==> flow/design.v <==
module Decoder_Unit (
    input [1 : 0] DEC_ALU_FUNC,
    output reg DEC_Arith_Enable, DEC_Logic_Enable, DEC_CMP_Enable, DEC_Shift_Enable
);
always @(*) begin
    DEC_Arith_Enable = 1'b0;
    DEC_Logic_Enable = 1'b0;
    DEC_CMP_Enable   = 1'b0;
    DEC_Shift_Enable = 1'b0;
    case (DEC_ALU_FUNC)
        2'b00: DEC_Arith_Enable = 1'b1;
        2'b01: DEC_Logic_Enable = 1'b1;
        2'b10: DEC_CMP_Enable   = 1'b1;
        2'b11: DEC_Shift_Enable = 1'b1;
        default: begin
            DEC_Arith_Enable = 1'b0;
            DEC_Logic_Enable = 1'b0;
            DEC_CMP_Enable   = 1'b0;
            DEC_Shift_Enable = 1'b0; 
    end
    endcase
end
endmodule
module Arithmetic_Unit #(
    parameter A_WIDTH = 16,
    parameter B_WIDTH = 16
) (
    input clk,rst,
    input [A_WIDTH - 1 : 0] A,
    input [B_WIDTH - 1 : 0] B,
    input [1 : 0] Arith_ALU_FUNC,
    input Arith_Enable,
    output reg [A_WIDTH + B_WIDTH - 1 : 0] Arith_OUT,
    output reg Carry_OUT, Arith_Flag       
);
reg [A_WIDTH + B_WIDTH - 1 : 0] ADD_Signal;
always @(posedge clk or negedge rst) begin
    if(!rst) begin 
        Arith_OUT  <=  'b0;
        Carry_OUT  <= 1'b0; 
        Arith_Flag <= 1'b0; 
end
else begin
    Arith_Flag <= Arith_Enable;
    if(Arith_Enable) begin
        case (Arith_ALU_FUNC)
            2'b00: begin
                if (A_WIDTH >= B_WIDTH) begin
                    Arith_OUT <= A + B;
                    {Carry_OUT,ADD_Signal[A_WIDTH - 1 : 0]} <= A + B;
                end
                else begin
                    Arith_OUT <= A + B;
                    {Carry_OUT,ADD_Signal[B_WIDTH - 1 : 0]} <= A + B;
                end
            end
            2'b01: Arith_OUT <= A - B;
            2'b10: Arith_OUT <= A * B;
            2'b11: Arith_OUT <= (B == 0) ? 'b0 : A / B;
            default: begin
                Arith_OUT <=  'b0;
                Carry_OUT <= 1'b0; 
            end
        endcase 
    end
  end
end
endmodule
module Logic_Unit #(
    parameter A_WIDTH = 16,
    parameter B_WIDTH = 16
) (
    input clk,rst,
    input [A_WIDTH - 1 : 0] A,
    input [B_WIDTH - 1 : 0] B,
    input [1 : 0] Logic_ALU_FUNC,
    input Logic_Enable,
    output reg [A_WIDTH + B_WIDTH - 1 : 0] Logic_OUT,
    output reg Logic_Flag       
);
always @(posedge clk or negedge rst) begin
    if(!rst) begin
    Logic_OUT  <= 16'b0;
    Logic_Flag <= 1'b0;
end
else begin
    Logic_Flag <= Logic_Enable;
    if(Logic_Enable) begin
        case (Logic_ALU_FUNC)
            2'b00: Logic_OUT <=   A & B; 
            2'b01: Logic_OUT <=   A | B;
            2'b10: Logic_OUT <= ~(A & B);
            2'b11: Logic_OUT <= ~(A | B);
            default: begin
                Logic_OUT <= 16'b0;
            end
        endcase
    end
  end
end
endmodule
module CMP_Unit #(
    parameter A_WIDTH = 16,
    parameter B_WIDTH = 16
) (
    input clk,rst,
    input [A_WIDTH - 1 : 0] A,
    input [B_WIDTH - 1 : 0] B,    
    input [1 : 0] CMP_ALU_FUNC,
    input CMP_Enable,
    output reg [A_WIDTH + B_WIDTH - 1 : 0] CMP_OUT,
    output reg CMP_Flag       
);
always @(posedge clk or negedge rst) begin
    if(!rst) begin
       CMP_OUT  <= 16'b0;
       CMP_Flag <= 1'b0;
    end
    else begin
    CMP_Flag <= CMP_Enable;    
    if(CMP_Enable) begin
        case (CMP_ALU_FUNC)
            2'b00: CMP_OUT <= 16'b0; 
            2'b01: begin
                if( A == B)
                CMP_OUT <= 16'b1;
                else
                CMP_OUT <= 16'b0;
            end
            2'b10:begin
                if( A > B)
                CMP_OUT <= 16'b10;
                else
                CMP_OUT <= 16'b0;
            end
            2'b11:begin
                if( A < B)
                CMP_OUT <= 16'b11;
                else
                CMP_OUT <= 16'b0;
            end
            default: begin
                CMP_OUT <= 16'b0;
            end
        endcase
    end
  end
end
endmodule
module Shift_Unit #(
    parameter A_WIDTH = 16,
    parameter B_WIDTH = 16
) (
    input clk,rst,
    input [A_WIDTH - 1 : 0] A,
    input [B_WIDTH - 1 : 0] B,
    input [1 : 0] Shift_ALU_FUNC,
    input Shift_Enable,
    output reg [A_WIDTH + B_WIDTH - 1 : 0] Shift_OUT,
    output reg Shift_Flag       
);
always @(posedge clk or negedge rst) begin
  if(!rst) begin
    Shift_OUT  <= 16'b0;
    Shift_Flag <= 1'b0;
end
else begin
    Shift_Flag <= Shift_Enable;
    if(Shift_Enable) begin
        case (Shift_ALU_FUNC)
            2'b00: Shift_OUT <= A >> 1; 
            2'b01: Shift_OUT <= A << 1;
            2'b10: Shift_OUT <= B >> 1;
            2'b11: Shift_OUT <= B << 1;
            default: begin
                Shift_OUT <= 16'b0;
            end
        endcase
    end
  end
end
endmodule
module alu_top #(
    parameter A_WIDTH_TOP = 16,
    parameter B_WIDTH_TOP = 16
) (
    input   CLK,rst,
    input   [3 : 0] ALU_FUNC,
    input   [A_WIDTH_TOP - 1 : 0] A,
    input   [B_WIDTH_TOP - 1 : 0] B,
    output  [A_WIDTH_TOP + B_WIDTH_TOP - 1 : 0] Arith_OUT, Logic_OUT, CMP_OUT,Shift_OUT,
    output  Carry_OUT, Arith_Flag, Logic_Flag, CMP_Flag, Shift_Flag
);
wire Arith_EN, Logic_EN, CMP_EN, Shift_EN;
Decoder_Unit U0 (
    .DEC_ALU_FUNC(ALU_FUNC[3 : 2]),
    .DEC_Arith_Enable(Arith_EN),
    .DEC_Logic_Enable(Logic_EN),
    .DEC_CMP_Enable  (CMP_EN),
    .DEC_Shift_Enable(Shift_EN)
);
Arithmetic_Unit #(.A_WIDTH(A_WIDTH_TOP), .B_WIDTH(B_WIDTH_TOP)) U1 (
    .clk(CLK),
    .rst(rst),
    .A(A),
    .B(B),
    .Arith_ALU_FUNC(ALU_FUNC[1 : 0]),
    .Arith_Enable(Arith_EN),
    .Arith_OUT(Arith_OUT),
    .Carry_OUT(Carry_OUT),
    .Arith_Flag(Arith_Flag)
);
Logic_Unit #(.A_WIDTH(A_WIDTH_TOP), .B_WIDTH(B_WIDTH_TOP)) U2 (
    .clk(CLK),
    .rst(rst),
    .A(A),
    .B(B),
    .Logic_ALU_FUNC(ALU_FUNC[1 : 0]),
    .Logic_Enable(Logic_EN),
    .Logic_OUT(Logic_OUT),
    .Logic_Flag(Logic_Flag)
);
CMP_Unit #(.A_WIDTH(A_WIDTH_TOP), .B_WIDTH(B_WIDTH_TOP)) U3 (
    .clk(CLK),
    .rst(rst),
    .A(A),
    .B(B),
    .CMP_ALU_FUNC(ALU_FUNC[1 : 0]),
    .CMP_Enable(CMP_EN),
    .CMP_OUT(CMP_OUT),
    .CMP_Flag(CMP_Flag)
);
Shift_Unit #(.A_WIDTH(A_WIDTH_TOP), .B_WIDTH(B_WIDTH_TOP)) U4 (
    .clk(CLK),
    .rst(rst),
    .A(A),
    .B(B),
    .Shift_ALU_FUNC(ALU_FUNC[1 : 0]),
    .Shift_Enable(Shift_EN),
    .Shift_OUT(Shift_OUT),
    .Shift_Flag(Shift_Flag)
);
endmodule
* Reports on alu_top
The steps from the RTL of alu_top to its reports follow in flow order.
Lines are those of the file above, counted from 1.
Operators carry their Yosys type and port widths (W data, S select, Z words).
A cell with - has no value.
- Top :: alu_top
- Clock port :: CLK
- Library :: sky130hd
- Timing corner :: tt_025C_1v80

* Word level
Source: Yosys, flattened and elaborated, memories not mapped. Widths are those after wreduce. Registers that Yosys merges into a memory's read port (data or address) are not register bits. Print and check cells do not count.
- Output and inout bits :: 133
- Input bits :: 38
- Register bits after elaboration :: 133
- Magnitude comparators :: 2
- Muxes and demuxes :: 12
- Bitwise logic cells :: 4
- Multipliers :: 1
- $add $sub $neg :: 3
- Reduce/logical cells :: 8
- Eq/ne operators :: 7
- Div/mod/pow operators :: 1
** Operators with widths (number)
- $div A16 B16 Y32 :: 1
- $mul A16 B16 Y32 :: 1
- $pmux W32 S4 :: 4
- $not A32 Y32 :: 2
- $add A16 B16 Y17 :: 2
- $mux W32 :: 1
- $sub A16 B16 Y17 :: 1
- $gt A16 B16 Y1 :: 1
- $lt A16 B16 Y1 :: 1
- $eq A16 B16 Y1 :: 1
- $and A16 B16 Y16 :: 1
- $or A16 B16 Y16 :: 1
- $logic_not A16 Y1 :: 1
- $reduce_or A3 Y1 :: 4
- $eq A2 B2 Y1 const B :: 4
- $pmux W1 S2 :: 4
- $eq A2 B1 Y1 const B :: 2
- $logic_not A2 Y1 :: 2
- $mux W2 :: 2
- $reduce_and A2 Y1 :: 1
- $mux W1 :: 1

* Logic depth
Longest topological path by Yosys (ltp), each cell counted once; first at word level (registers and memories cut), then after technology mapping (sequential cells cut; the memories' decode and read muxes count).
- Word-level depth :: 4
- ABC_AREA :: 0
- Mapped depth :: 466
- Mapped depth without buffers :: 421

* Mapped cells and area
The flow's flattened synthesis, as Yosys stat reports it; memories are mapped. The netlist is that of the ABC_AREA named above (0 if unset); the other value can give another one.
Totals and module areas in this step are rounded.
** Cells by type
- sky130_fd_sc_hd__ha_1 :: number 546, total area 6.83E+03 um^2
- sky130_fd_sc_hd__fa_1 :: number 196, total area 3.92E+03 um^2
- sky130_fd_sc_hd__nand2_1 :: number 547, total area 2.05E+03 um^2
- sky130_fd_sc_hd__dfrtp_1 :: number 73, total area 1.83E+03 um^2
- sky130_fd_sc_hd__nor2_1 :: number 445, total area 1.67E+03 um^2
- sky130_fd_sc_hd__xnor2_1 :: number 169, total area 1480.17 um^2
- sky130_fd_sc_hd__o21a_1 :: number 197, total area 1.48E+03 um^2
- sky130_fd_sc_hd__a21oi_1 :: number 276, total area 1.38E+03 um^2
- sky130_fd_sc_hd__inv_1 :: number 328, total area 1.23E+03 um^2
- sky130_fd_sc_hd__nor3_1 :: number 218, total area 1.09E+03 um^2
- sky130_fd_sc_hd__o21ai_0 :: number 217, total area 1.09E+03 um^2
- sky130_fd_sc_hd__mux2_2 :: number 81, total area 912.125 um^2
- sky130_fd_sc_hd__o31ai_1 :: number 103, total area 773.242 um^2
- sky130_fd_sc_hd__xor2_1 :: number 87, total area 761.981 um^2
- sky130_fd_sc_hd__a21o_1 :: number 96, total area 720.691 um^2
- sky130_fd_sc_hd__buf_4 :: number 78, total area 585.562 um^2
- sky130_fd_sc_hd__mux2i_1 :: number 43, total area 430.413 um^2
- sky130_fd_sc_hd__clkbuf_1 :: number 108, total area 405.389 um^2
Other cell types: 120; their cells: 953.
- Chip area (Yosys) :: 36080 um^2
- Flip-flops :: 73
- Sequential area :: 1827 um^2
- Buffers :: 226
- Mapped cells :: 4761
The figures by module come from a second, unflattened synthesis with its own total; it is not the netlist above.
- Cell total of the unflattened synthesis :: 4727
- Area (unflattened synthesis) :: 36010 um^2
Each row is one instance without its submodules.
** By module
- Arithmetic_Unit :: area 33080 um^2, instances 1, cells 4424
- Logic_Unit :: area 1087 um^2, instances 1, cells 106
- Shift_Unit :: area 1035 um^2, instances 1, cells 92
- CMP_Unit :: area 782.0 um^2, instances 1, cells 101
- Decoder_Unit :: area 26.3 um^2, instances 1, cells 4
- alu_top :: area 0.0 um^2, instances 1, cells 0

* Path before layout
Source: OpenSTA report_checks on the synthesized netlist (no wires, ideal clock, input and output delay 20% of the period each), path of least setup slack; recovery checks are left aside. Register names are those of the netlist, which keeps one name where synthesis merged equal registers.
- Kind :: input-to-reg
- Start :: input port B[1]
- End :: register U1.Arith_OUT[0]
- Delay of the path :: 87353 ps
- Period :: 130000 ps
- Input delay :: 26000 ps
- Arrival :: 113211 ps
- Data required time :: 129858 ps
- Path slack :: 16648 ps
- Library setup time :: 142 ps
- Time at the first pin :: 26000 ps
- Stages on the path :: 439
- Path buffers :: 46
- Period reached after synthesis :: 113352 ps
"delay of the path" = arrival - input delay + setup time.
"stages on the path" counts driving pins, that of a launching flip-flop among them; a cell with two outputs on the path counts twice.
"period reached after synthesis" = period - worst setup slack (recovery checks aside). The figure is calculated, with input and output delays left at 20% of the set period.
The rows between start and end are the longest chain of elaborated cells between them; the timing report does not say that the signal goes this way. Where chains are equally long, one stands for them.
A line is the first line of the expression or statement that the cell stems from. Yosys adds cells for indexed reads and writes and turns some case tables into memories.
A register here has more assigning lines than the two given.
- Path through :: sky130_fd_sc_hd__clkbuf_1 sky130_fd_sc_hd__clkinv_1 sky130_fd_sc_hd__ha_1 sky130_fd_sc_hd__o21a_1 sky130_fd_sc_hd__o21ai_0 sky130_fd_sc_hd__or2_2 sky130_fd_sc_hd__nor2_1 sky130_fd_sc_hd__ha_1 sky130_fd_sc_hd__o21ai_0 sky130_fd_sc_hd__a211o_1 sky130_fd_sc_hd__nor2_1 sky130_fd_sc_hd__o31ai_1 sky130_fd_sc_hd__ha_1 sky130_fd_sc_hd__or3_1 sky130_fd_sc_hd__o22ai_2 sky130_fd_sc_hd__nor2_1 sky130_fd_sc_hd__a32o_1 sky130_fd_sc_hd__or2_2 [403 not listed] sky130_fd_sc_hd__nand2b_1 sky130_fd_sc_hd__a21oi_1 sky130_fd_sc_hd__nor2b_1 sky130_fd_sc_hd__o21ai_0 sky130_fd_sc_hd__nand2b_1 sky130_fd_sc_hd__a21oi_1 sky130_fd_sc_hd__nor2b_1 sky130_fd_sc_hd__o21ai_0 sky130_fd_sc_hd__nand2b_1 sky130_fd_sc_hd__a21oi_1 sky130_fd_sc_hd__nor2b_1 sky130_fd_sc_hd__o21ai_0 sky130_fd_sc_hd__nand2b_1 sky130_fd_sc_hd__a21oi_1 sky130_fd_sc_hd__and4_1 sky130_fd_sc_hd__o21ai_1 sky130_fd_sc_hd__a2111oi_1 sky130_fd_sc_hd__a31oi_1
- Cells in the longest elaborated chain :: 3
- Elaborated cells on any way between the ends :: 4
- Source lines of those cells :: 2
- Classes of those cells :: 1 x div; 2 x mux; 1 x reduce/logical
** RTL lines, path post-synthesis
- start, declared :: RTL line 190 : input   [B_WIDTH_TOP - 1 : 0] B,
- $div A16 B16 Y32 :: RTL line 59 : 2'b11: Arith_OUT <= (B == 0) ? 'b0 : A / B;
- $mux W32 :: RTL line 59
- $pmux W32 S4 :: RTL line 46 : case (Arith_ALU_FUNC)
- end, assigned :: RTL line 49 : Arith_OUT <= A + B;
- end, assigned :: RTL line 53 : Arith_OUT <= A + B;
- end, declared :: RTL line 33 : output reg [A_WIDTH + B_WIDTH - 1 : 0] Arith_OUT,

* Timing after layout
Path of least setup slack in the final report of flow run 2 (OpenROAD, finished layout, wires in). Where an end is a register, its clock arrival counts in the times.
The path's times are printed in steps of 10 ps; the period is the one set.
- Kind :: input-to-reg
- Start :: input port B[1]
- End :: register U1.Arith_OUT[0]
- Path buffers :: 10
- Data required time :: 130280 ps
- Period :: 130000 ps
- Library setup time :: 130 ps
- Time at the first pin :: 26000 ps
- Arrival :: 121800 ps
- Path slack :: 8490 ps
- Stages on the path :: 404
- Input delay :: 26000 ps
The rows between start and end are the longest chain of elaborated cells between them; the timing report does not say that the signal goes this way. Where chains are equally long, one stands for them.
A register here has more assigning lines than the two given.
- Path through :: sky130_fd_sc_hd__clkdlybuf4s50_1 sky130_fd_sc_hd__inv_2 sky130_fd_sc_hd__ha_1 sky130_fd_sc_hd__o21a_1 sky130_fd_sc_hd__o21ai_0 sky130_fd_sc_hd__or2_2 sky130_fd_sc_hd__nor2_1 sky130_fd_sc_hd__ha_1 sky130_fd_sc_hd__o21ai_0 sky130_fd_sc_hd__a211o_1 sky130_fd_sc_hd__nor2_1 sky130_fd_sc_hd__o31ai_1 sky130_fd_sc_hd__ha_1 sky130_fd_sc_hd__o21a_1 sky130_fd_sc_hd__o22ai_2 sky130_fd_sc_hd__nor2_1 sky130_fd_sc_hd__a32o_1 sky130_fd_sc_hd__or2_2 [368 not listed] sky130_fd_sc_hd__nand2b_1 sky130_fd_sc_hd__a21oi_1 sky130_fd_sc_hd__nor2b_1 sky130_fd_sc_hd__o21ai_0 sky130_fd_sc_hd__nand2b_1 sky130_fd_sc_hd__a21oi_1 sky130_fd_sc_hd__nor2b_1 sky130_fd_sc_hd__o21ai_0 sky130_fd_sc_hd__nand2b_1 sky130_fd_sc_hd__a21oi_1 sky130_fd_sc_hd__nor2b_1 sky130_fd_sc_hd__o21ai_0 sky130_fd_sc_hd__nand2b_1 sky130_fd_sc_hd__a21oi_1 sky130_fd_sc_hd__and4_1 sky130_fd_sc_hd__o21ai_1 sky130_fd_sc_hd__a2111oi_1 sky130_fd_sc_hd__a31oi_1
- Cells in the longest elaborated chain :: 3
- Elaborated cells on any way between the ends :: 4
- Source lines of those cells :: 2
- Classes of those cells :: 1 x div; 2 x mux; 1 x reduce/logical
** RTL lines, path post-layout
- start, declared :: RTL line 190 : input   [B_WIDTH_TOP - 1 : 0] B,
- $div A16 B16 Y32 :: RTL line 59 : 2'b11: Arith_OUT <= (B == 0) ? 'b0 : A / B;
- $mux W32 :: RTL line 59
- $pmux W32 S4 :: RTL line 46 : case (Arith_ALU_FUNC)
- end, assigned :: RTL line 49 : Arith_OUT <= A + B;
- end, assigned :: RTL line 53 : Arith_OUT <= A + B;
- end, declared :: RTL line 33 : output reg [A_WIDTH + B_WIDTH - 1 : 0] Arith_OUT,

Settings and measured results of 2 stored flow runs for module alu_top (sky130hd), not sorted in any way. The constraints put input and output delay at 20% of the set period each and load the outputs with 0.01 pF.
"period achieved": clock period set for the run, less the worst setup slack. It is reckoned from that one timing run; input and output delays stay at 20% of the period that was set.
"time of the worst setup path" means the part of the period allowed to the worst setup path (the constraints hold back 20% at inputs and 20% at outputs) less its slack; where the path has registers, the arrival times of their clocks count too.
"time of the worst setup path" is known to 10 ps.
Measured values are rounded.

* Flow run 1
** Files
==> flow/run.sh <==
#!/bin/bash
# the make line also repeats the synthesis and layout settings of config.mk as NAME=value (left out here)
make -C /OpenROAD-flow-scripts/flow DESIGN_CONFIG=/design/flow/config.mk WORK_HOME=/design/flow/orfs CLKGATE_MAP_FILE= finish
==> flow/config.mk <==
export PLATFORM = sky130hd
export DESIGN_NAME = alu_top
export DESIGN_NICKNAME = alu_top
export VERILOG_FILES = /design/flow/design.v
export SDC_FILE = /design/flow/constraint.sdc
export NUM_CORES = 4
export LEC_CHECK = 0
export CAP_MARGIN = 20
export CELL_PAD_IN_SITES_GLOBAL_PLACEMENT = 0
export CORE_ASPECT_RATIO = 1.28
export CORE_MARGIN = 2
export CORE_UTILIZATION = 69
export GPL_ROUTABILITY_DRIVEN = 1
export GPL_TIMING_DRIVEN = 1
export PLACE_DENSITY = 0.37
export SLEW_MARGIN = 20
export TNS_END_PERCENT = 5
==> flow/constraint.sdc <==
create_clock -name core_clock -period 93.3 [get_ports {CLK}]
set_input_delay 18.6600 -clock core_clock [delete_from_list [all_inputs] [get_ports {CLK}]]
set_output_delay 18.6600 -clock core_clock [all_outputs]
set_load 0.01 [all_outputs]
** Results
Did not finish, routing stopped with GRT-0232.

* Flow run 2
** Files
==> flow/run.sh <==
#!/bin/bash
# the make line also repeats the synthesis and layout settings of config.mk as NAME=value (left out here)
make -C /OpenROAD-flow-scripts/flow DESIGN_CONFIG=/design/flow/config.mk WORK_HOME=/design/flow/orfs CLKGATE_MAP_FILE= finish
==> flow/config.mk <==
export PLATFORM = sky130hd
export DESIGN_NAME = alu_top
export DESIGN_NICKNAME = alu_top
export VERILOG_FILES = /design/flow/design.v
export SDC_FILE = /design/flow/constraint.sdc
export NUM_CORES = 4
export LEC_CHECK = 0
export CAP_MARGIN = 20
export CORE_MARGIN = 2
export CORE_UTILIZATION = 40
export SLEW_MARGIN = 20
==> flow/constraint.sdc <==
create_clock -name core_clock -period 130.0 [get_ports {CLK}]
set_input_delay 26.0000 -clock core_clock [delete_from_list [all_inputs] [get_ports {CLK}]]
set_output_delay 26.0000 -clock core_clock [all_outputs]
set_load 0.01 [all_outputs]
** Results
- Post-synthesis cell area :: 36080 um^2
- Full die area :: 92630 um^2
- Standard-cell area after layout :: 38720 um^2
- Post-route utilization :: 43.2%
- Setup slack of the worst path :: 8486 ps
- Worst hold slack after layout :: 480 ps
- Period achieved :: 121514 ps
- Time of the worst setup path :: 95510 ps
- Class of the worst setup path :: input-to-reg
